==> flow/design.v <==
`timescale 1ns / 1ps
module div_iter (
  input div_clk,
  input resetn,
  input div,
  input div_signed,
  input [31:0] x,
  input [31:0] y,
  output [31:0]s,
  output [31:0] r,
  output reg complete
  );
  wire s_sign;
  wire r_sign;
  wire [31:0] x_abs;
  wire [31:0] y_abs;
  assign s_sign = div_signed ? (x[31] ^ y[31]) : 1'b0;
  assign r_sign = div_signed ? x[31] : 1'b0;
  assign x_abs  = div_signed ? (x[31] ? ~x + 32'd1 : x) : x;
  assign y_abs  = div_signed ? (y[31] ? ~y + 32'd1 : y) : y;
  wire [63:0] op_x_tmp;
  wire [32:0] op_x_high;
  wire        op_x_update;
  wire [32:0] sub_res;
  wire [31:0] r_tmp;
  wire [31:0] s_tmp1;
  reg  [63:0] op_x;
  reg  [32:0] op_y;
  reg  [5:0]  count;
  reg  [31:0] s_tmp;
  always @ ( posedge div_clk )
  begin
    if(!resetn)
    begin
      complete <= 1'b0;
      count    <= 6'd0;
      s_tmp    <= 32'd0;
    end
    else if(div&&!complete)
    begin
      if(count == 6'd0)
      begin
        op_x <= {32'd0,x_abs};
        op_y <= {1'b0,y_abs};
      end
      else if(op_x_update)
      begin
        op_x <= {sub_res,op_x_tmp[30:0]};
      end
      else if(!op_x_update)
        op_x <= op_x_tmp;
      count <= count == 6'd32 ? 6'd0 : count + 6'd1;
      complete <= count == 6'd32 ? 1'b1 : complete;
      s_tmp <= {s_tmp1[31:1],op_x_update};
    end
    else if(complete)
      complete <= 1'b0;
  end
assign s_tmp1 = (count == 6'd0) ? s_tmp : s_tmp << 1;
assign op_x_tmp = (count == 6'd0 || count == 6'd1) ? op_x : op_x << 1;
assign op_x_high = op_x_tmp[63:31];
assign sub_res = op_x_high + ~op_y + 1;
assign op_x_update = ~sub_res[32];
assign r_tmp = complete ? op_x[62:31] : 32'd0;
assign s = div_signed ? (s_sign ? ~s_tmp + 32'd1 : s_tmp) : s_tmp;
assign r = div_signed ? (r_sign ? ~r_tmp + 32'd1 : r_tmp) : r_tmp;
endmodule  
==> reports on div_iter <==
Reports on div_iter
Tool output for the design above before and after an edit, in the order of the flow.
"unedited" refers to lines of the RTL above, "edited" to lines of the edited file.
"difference" is "edited" less "unedited", of the values as shown; "rel. change" is that difference over "unedited", in percent.
A cell with -- has no value.
- top module: div_iter
- clock input: div_clk
- library: sky130hd
- timing corner: tt_025C_1v80

The edit
Unified diff, file above to edited file.
A script made this edit. It changes what the design does and was not meant as an optimisation.
begin of diff
@@ -58,5 +58,5 @@
   end
 assign s_tmp1 = (count == 6'd0) ? s_tmp : s_tmp << 1;
-assign op_x_tmp = (count == 6'd0 || count == 6'd1) ? op_x : op_x << 1;
+assign op_x_tmp = (count == 6'd0 || count >= 6'd1) ? op_x : op_x << 1;
 assign op_x_high = op_x_tmp[63:31];
 assign sub_res = op_x_high + ~op_y + 1;
end of diff

Word level
Yosys after proc, flatten, opt, wreduce and memory -nomap, before mapping. Memory bits, and registers merged into a memory's read port (data or address), are not among the register bits. Print and check cells are not counted. Equal cells are merged and count once.
- bit counts (what ; unedited ; edited ; difference ; rel. change (%)):
    bits in registers ; 135 ; 135 ; 0 ; 0.00
    cells after elaboration ; 51 ; 51 ; 0 ; 0.00
- operators by class (what ; unedited ; edited ; difference ; rel. change (%)):
    add/sub/neg operators ; 7 ; 7 ; 0 ; 0.00
    magnitude comparators ; 0 ; 1 ; +1 ; --
    equality and inequality tests ; 3 ; 2 ; -1 ; -33.33
    mux-type cells ; 17 ; 17 ; 0 ; 0.00
    bitwise operators ; 8 ; 8 ; 0 ; 0.00
    reduce/logical cells ; 8 ; 8 ; 0 ; 0.00
- operators with widths (cell ; unedited ; edited ; difference ; rel. change (%)):
    == test 6 x 1 -> 1 bit (second input constant) ; 1 ; 0 ; -1 ; -100.00
    >= comparator 6 x 1 -> 1 bit (second input constant) ; 0 ; 1 ; +1 ; --
Operator kinds equal on both sides are left out: 22.

Depth
Yosys ltp: most cells in a row. Word level: on the elaborated netlist, between registers, memories and ports. Mapped: between sequential cells and ports; inverters and the memories' decode and read muxes count.
- logic depth (what ; unedited ; edited ; difference ; rel. change (%)):
    depth in word-level cells ; 7 ; 7 ; 0 ; 0.00
    ABC_AREA ; 0 ; 0 ; -- ; --
    gate-level depth with buffers ; 20 ; 13 ; -7 ; -35.00
    mapped depth without buffers ; 16 ; 11 ; -5 ; -31.25

After synthesis
Yosys stat after the flow's synthesis: flattened, memories mapped to cells. It holds for the ABC_AREA given above (unset counts as 0); a run with the other value may have another netlist.
- mapped netlist (what ; unedited ; edited ; difference ; rel. change (%)):
    cells in the netlist ; 1236 ; 1063 ; -173 ; -14.00
    chip area (Yosys) (sq um) ; 10334.9 ; 8290.5 ; -2044.4 ; -19.78
    sequential area (sq um) ; 3663.5 ; 2732.6 ; -930.9 ; -25.41
    flip-flop cells ; 135 ; 104 ; -31 ; -22.96
    buffer cells ; 62 ; 88 ; +26 ; +41.94
- cells by type (type ; unedited ; edited ; difference ; rel. change (%)):
    sky130_fd_sc_hd__o21ai_0 ; 78 ; 39 ; -39 ; -50.00
    sky130_fd_sc_hd__nor2_1 ; 115 ; 81 ; -34 ; -29.57
    sky130_fd_sc_hd__mux2_2 ; 32 ; 0 ; -32 ; -100.00
    sky130_fd_sc_hd__edfxtp_1 ; 96 ; 65 ; -31 ; -32.29
    sky130_fd_sc_hd__clkbuf_1 ; 54 ; 81 ; +27 ; +50.00
    sky130_fd_sc_hd__nand3_1 ; 35 ; 17 ; -18 ; -51.43
    sky130_fd_sc_hd__xnor2_1 ; 70 ; 56 ; -14 ; -20.00
    sky130_fd_sc_hd__and2_1 ; 8 ; 22 ; +14 ; +175.00
    sky130_fd_sc_hd__xor2_1 ; 65 ; 53 ; -12 ; -18.46
    sky130_fd_sc_hd__mux2i_1 ; 16 ; 7 ; -9 ; -56.25
    sky130_fd_sc_hd__nor3_1 ; 20 ; 28 ; +8 ; +40.00
    sky130_fd_sc_hd__a21oi_1 ; 103 ; 96 ; -7 ; -6.80
    sky130_fd_sc_hd__o31ai_1 ; 25 ; 18 ; -7 ; -28.00
    sky130_fd_sc_hd__o41ai_1 ; 14 ; 7 ; -7 ; -50.00
    sky130_fd_sc_hd__nor4_1 ; 19 ; 13 ; -6 ; -31.58
    sky130_fd_sc_hd__o21ai_1 ; 6 ; 0 ; -6 ; -100.00
    sky130_fd_sc_hd__a21boi_0 ; 32 ; 36 ; +4 ; +12.50
    sky130_fd_sc_hd__nand2b_1 ; 12 ; 16 ; +4 ; +33.33
Cell types equal on both sides are left out: 9.
The list need not be complete.

Timing after synthesis
OpenSTA on the mapped netlist: ideal clock, no wires. The path of least setup slack (recovery checks aside). Input and output delay are each 20% of the period. Register names are those of the netlist, which keeps one name where synthesis merged equal registers.
- timing post-synthesis (what ; unedited ; edited ; difference ; rel. change (%)):
    kind ; register to register ; register to output ; -- ; --
    start ; register count[0] ; register op_x[45] ; -- ; --
    end ; register op_x[40] ; output r[24] ; -- ; --
    period (ns) ; 5.0 ; 5.0 ; 0.0 ; 0.00
    library setup time (ns) ; 0.266 ; -- ; -- ; --
    data arrival time (ns) ; 4.297 ; 2.479 ; -1.818 ; -42.31
    slack (ns) ; 0.437 ; 1.521 ; +1.084 ; --
    path delay (ns) ; 4.563 ; 2.479 ; -2.084 ; -45.67
    driving pins on the path ; 19 ; 8 ; -11 ; -57.89
    buffers on the path ; 4 ; 0 ; -4 ; -100.00
    synthesis period reached (ns) ; 4.563 ; 3.479 ; -1.084 ; -23.76
"path delay" is the arrival time less input delay plus setup time.
At an output port there is no setup time.
"driving pins on the path": output pins that drive a net of the path, with the launching flip-flop's if there is one; two outputs of one cell count as two.
"synthesis period reached" = period - worst setup slack (recovery checks aside). The figure is calculated, with input and output delays left at 20% of the set period.
Between the ends stands the longest chain of elaborated cells between them, by number of cells; it is not shown to be the way that was timed. Of several equally long chains one is given.
Each line given opens the expression or statement behind the cell; cells for indexed reads and writes are added by Yosys, which also makes memories of some case tables.
A register here has more assigning lines than the two given.
On the way, post-synthesis, unedited:
- path through: sky130_fd_sc_hd__dfxtp_1 > sky130_fd_sc_hd__inv_1 > sky130_fd_sc_hd__ha_1 > sky130_fd_sc_hd__nand3b_1 > sky130_fd_sc_hd__and2_1 > sky130_fd_sc_hd__buf_2 > sky130_fd_sc_hd__clkbuf_1 > sky130_fd_sc_hd__mux2_2 > sky130_fd_sc_hd__ha_1 > sky130_fd_sc_hd__clkbuf_1 > sky130_fd_sc_hd__nand2_1 > sky130_fd_sc_hd__or4_1 > sky130_fd_sc_hd__a211oi_1 > sky130_fd_sc_hd__o21ai_1 > sky130_fd_sc_hd__mux2i_4 > sky130_fd_sc_hd__nor2_2 > sky130_fd_sc_hd__buf_2 > sky130_fd_sc_hd__mux2i_1 > sky130_fd_sc_hd__nor2_1
- length of the longest elaborated chain at 6
- noted elaborated cells between the ends (all ways): 7
- classes of those cells: 2 x add/sub; 1 x eq/ne; 2 x mux; 2 x reduce/logical
- ends and longest elaborated chain, post-synthesis, unedited (what ; RTL line ; source):
    start: declaration ; 29 ; reg  [5:0]  count;
    start: assignment ; 36 ; count    <= 6'd0;
    start: assignment ; 52 ; count <= count == 6'd32 ? 6'd0 : count + 6'd1;
    zero test 6 bit ; 60 ; assign op_x_tmp = (count == 6'd0 || count == 6'd1) ? op_x : op_x << 1;
    logical OR 1 bit ; 60 ;
    two-way mux 64 bit ; 60 ;
    adder 33 bit ; 62 ; assign sub_res = op_x_high + ~op_y + 1;
    adder 33 x 1 -> 33 bit ; 62 ;
    two-way mux 63 bit ; 46 ; else if(op_x_update)
    end: assignment ; 43 ; op_x <= {32'd0,x_abs};
    end: assignment ; 48 ; op_x <= {sub_res,op_x_tmp[30:0]};
    end: declaration ; 27 ; reg  [63:0] op_x;
On the way, post-synthesis, edited:
- path through: sky130_fd_sc_hd__edfxtp_1 > sky130_fd_sc_hd__or4_1 > sky130_fd_sc_hd__or4_4 > sky130_fd_sc_hd__or3_1 > sky130_fd_sc_hd__a21oi_2 > sky130_fd_sc_hd__a31oi_1 > sky130_fd_sc_hd__and3_1 > sky130_fd_sc_hd__nor3_1
- length of the longest elaborated chain at 5
- noted elaborated cells between the ends (all ways): 5
- classes of those cells: 1 x add/sub; 3 x mux; 1 x logic
- ends and longest elaborated chain, post-synthesis, edited (what ; RTL line ; source):
    start: declaration ; 27 ; reg  [63:0] op_x;
    start: assignment ; 43 ; op_x <= {32'd0,x_abs};
    start: assignment ; 48 ; op_x <= {sub_res,op_x_tmp[30:0]};
    two-way mux 32 bit ; 64 ; assign r_tmp = complete ? op_x[62:31] : 32'd0;
    inverter 32 bit ; 66 ; assign r = div_signed ? (r_sign ? ~r_tmp + 32'd1 : r_tmp) : r_tmp;
    adder 32 x 1 -> 32 bit ; 66 ;
    two-way mux 32 bit x2 ; 66 ;
    end: declaration ; 10 ; output [31:0] r,

Worst path after layout
Path of least setup slack in the final report of the runs of pair 1 (OpenROAD, finished layout, wires in). Where an end is a register, its clock arrival counts in the times.
- timing after layout (what ; unedited ; edited ; difference ; rel. change (%)):
    kind ; register to register ; register to output ; -- ; --
    start ; register count[0] ; register op_x[38] ; -- ; --
    end ; register op_x[31] ; output r[24] ; -- ; --
    period (ns) ; 4.72 ; 4.72 ; 0.00 ; 0.00
    library setup time (ns) ; 0.14 ; -- ; -- ; --
    data arrival time (ns) ; 4.76 ; 3.48 ; -1.28 ; -26.89
    slack (ns) ; 0.24 ; 0.29 ; +0.05 ; --
    driving pins on the path ; 17 ; 9 ; -8 ; -47.06
    buffers on the path ; 1 ; 1 ; 0 ; 0.00
Between the ends stands the longest chain of elaborated cells between them, by number of cells; it is not shown to be the way that was timed. Of several equally long chains one is given.
A register here has more assigning lines than the two given.
On the way, after layout, unedited:
- path through: sky130_fd_sc_hd__dfxtp_1 > sky130_fd_sc_hd__inv_1 > sky130_fd_sc_hd__ha_1 > sky130_fd_sc_hd__nand3b_1 > sky130_fd_sc_hd__and2_4 > sky130_fd_sc_hd__buf_4 > sky130_fd_sc_hd__mux2_2 > sky130_fd_sc_hd__ha_1 > sky130_fd_sc_hd__a21oi_1 > sky130_fd_sc_hd__nand2_1 > sky130_fd_sc_hd__o211ai_1 > sky130_fd_sc_hd__a211oi_2 > sky130_fd_sc_hd__o21ai_1 > sky130_fd_sc_hd__mux2i_4 > sky130_fd_sc_hd__or2_2 > sky130_fd_sc_hd__mux2_1 > sky130_fd_sc_hd__a21oi_1
- length of the longest elaborated chain at 7
- noted elaborated cells between the ends (all ways): 8
- classes of those cells: 2 x add/sub; 1 x eq/ne; 3 x mux; 2 x reduce/logical
- ends and longest elaborated chain, after layout, unedited (what ; RTL line ; source):
    start: declaration ; 29 ; reg  [5:0]  count;
    start: assignment ; 36 ; count    <= 6'd0;
    start: assignment ; 52 ; count <= count == 6'd32 ? 6'd0 : count + 6'd1;
    zero test 6 bit ; 60 ; assign op_x_tmp = (count == 6'd0 || count == 6'd1) ? op_x : op_x << 1;
    logical OR 1 bit ; 60 ;
    two-way mux 64 bit ; 60 ;
    adder 33 bit ; 62 ; assign sub_res = op_x_high + ~op_y + 1;
    adder 33 x 1 -> 33 bit ; 62 ;
    two-way mux 63 bit ; 46 ; else if(op_x_update)
    two-way mux 32 bit ; 41 ; if(count == 6'd0)
    end: assignment ; 43 ; op_x <= {32'd0,x_abs};
    end: assignment ; 48 ; op_x <= {sub_res,op_x_tmp[30:0]};
    end: declaration ; 27 ; reg  [63:0] op_x;
On the way, after layout, edited:
- path through: sky130_fd_sc_hd__edfxtp_1 > sky130_fd_sc_hd__or3_4 > sky130_fd_sc_hd__or4_4 > sky130_fd_sc_hd__or3_1 > sky130_fd_sc_hd__a21oi_2 > sky130_fd_sc_hd__a31oi_1 > sky130_fd_sc_hd__and3_1 > sky130_fd_sc_hd__nor3_1 > sky130_fd_sc_hd__clkdlybuf4s50_1
- length of the longest elaborated chain at 5
- noted elaborated cells between the ends (all ways): 5
- classes of those cells: 1 x add/sub; 3 x mux; 1 x logic
- ends and longest elaborated chain, after layout, edited (what ; RTL line ; source):
    start: declaration ; 27 ; reg  [63:0] op_x;
    start: assignment ; 43 ; op_x <= {32'd0,x_abs};
    start: assignment ; 48 ; op_x <= {sub_res,op_x_tmp[30:0]};
    two-way mux 32 bit ; 64 ; assign r_tmp = complete ? op_x[62:31] : 32'd0;
    inverter 32 bit ; 66 ; assign r = div_signed ? (r_sign ? ~r_tmp + 32'd1 : r_tmp) : r_tmp;
    adder 32 x 1 -> 32 bit ; 66 ;
    two-way mux 32 bit x2 ; 66 ;
    end: declaration ; 10 ; output [31:0] r,

Layout results
Runs of the flow (Yosys, OpenROAD) on both versions; the two runs of a pair have the same settings. The constraints put input and output delay at 20% of the set period each and load the outputs with 0.01 pF.
Flow settings, pair 1:
- noted CORE_UTILIZATION: 40
- period_ns: 4.72
- CAP_MARGIN at 20
- CORE_MARGIN: 2
- SLEW_MARGIN: 20
- results, pair 1 (what ; unedited ; edited ; difference ; rel. change (%)):
    post-synthesis cell area (sq um) ; 10334.9 ; 8290.5 ; -2044.4 ; -19.78
    die outline area (sq um) ; 27139.3 ; 21893.6 ; -5245.7 ; -19.33
    standard-cell area of the final layout (sq um) ; 12722.2 ; 10054.6 ; -2667.6 ; -20.97
    utilization (%) ; 50.4 ; 49.5 ; -0.9 ; --
    worst slack on setup checks (ns) ; 0.236 ; 0.292 ; +0.056 ; --
    final setup TNS (ns) ; 0.000 ; 0.000 ; 0.000 ; --
    worst hold slack (ns) ; 0.494 ; 0.484 ; -0.010 ; --
    total power of the final layout (W) ; 0.004148 ; 0.002523 ; -0.001625 ; -39.18
    clock period reached (ns) ; 4.484 ; 4.428 ; -0.056 ; -1.25
Flow settings, pair 2:
- CELL_PAD_IN_SITES_DETAIL_PLACEMENT at 0
- CORE_MARGIN: 5
- noted CORE_UTILIZATION: 24
- CTS_CLUSTER_DIAMETER at 241
- CTS_CLUSTER_SIZE at 40
- noted GPL_ROUTABILITY_DRIVEN: 1
- MAX_ROUTING_LAYER: met5
- PLACE_DENSITY_LB_ADDON at 0.2
- SLEW_MARGIN: 0
- period_ns: 4.45
- CAP_MARGIN at 20
- results, pair 2 (what ; unedited ; edited ; difference ; rel. change (%)):
    post-synthesis cell area (sq um) ; 10334.9 ; 8290.5 ; -2044.4 ; -19.78
    die outline area (sq um) ; 47312.8 ; 38361.1 ; -8951.7 ; -18.92
    standard-cell area of the final layout (sq um) ; 13324.0 ; 10406.2 ; -2917.8 ; -21.90
    utilization (%) ; 31.1 ; 30.3 ; -0.8 ; --
    worst slack on setup checks (ns) ; 0.234 ; 0.189 ; -0.045 ; --
    final setup TNS (ns) ; 0.000 ; 0.000 ; 0.000 ; --
    worst hold slack (ns) ; 0.482 ; 0.488 ; +0.006 ; --
    total power of the final layout (W) ; 0.004621 ; 0.002685 ; -0.001936 ; -41.90
    clock period reached (ns) ; 4.216 ; 4.261 ; +0.045 ; +1.07
"clock period reached": clock period set for the run, less the worst setup slack. It is reckoned from that one timing run; input and output delays stay at 20% of the period that was set.
"total power of the final layout" rests on the timing tool's default activity at the inputs, not on a simulated workload.
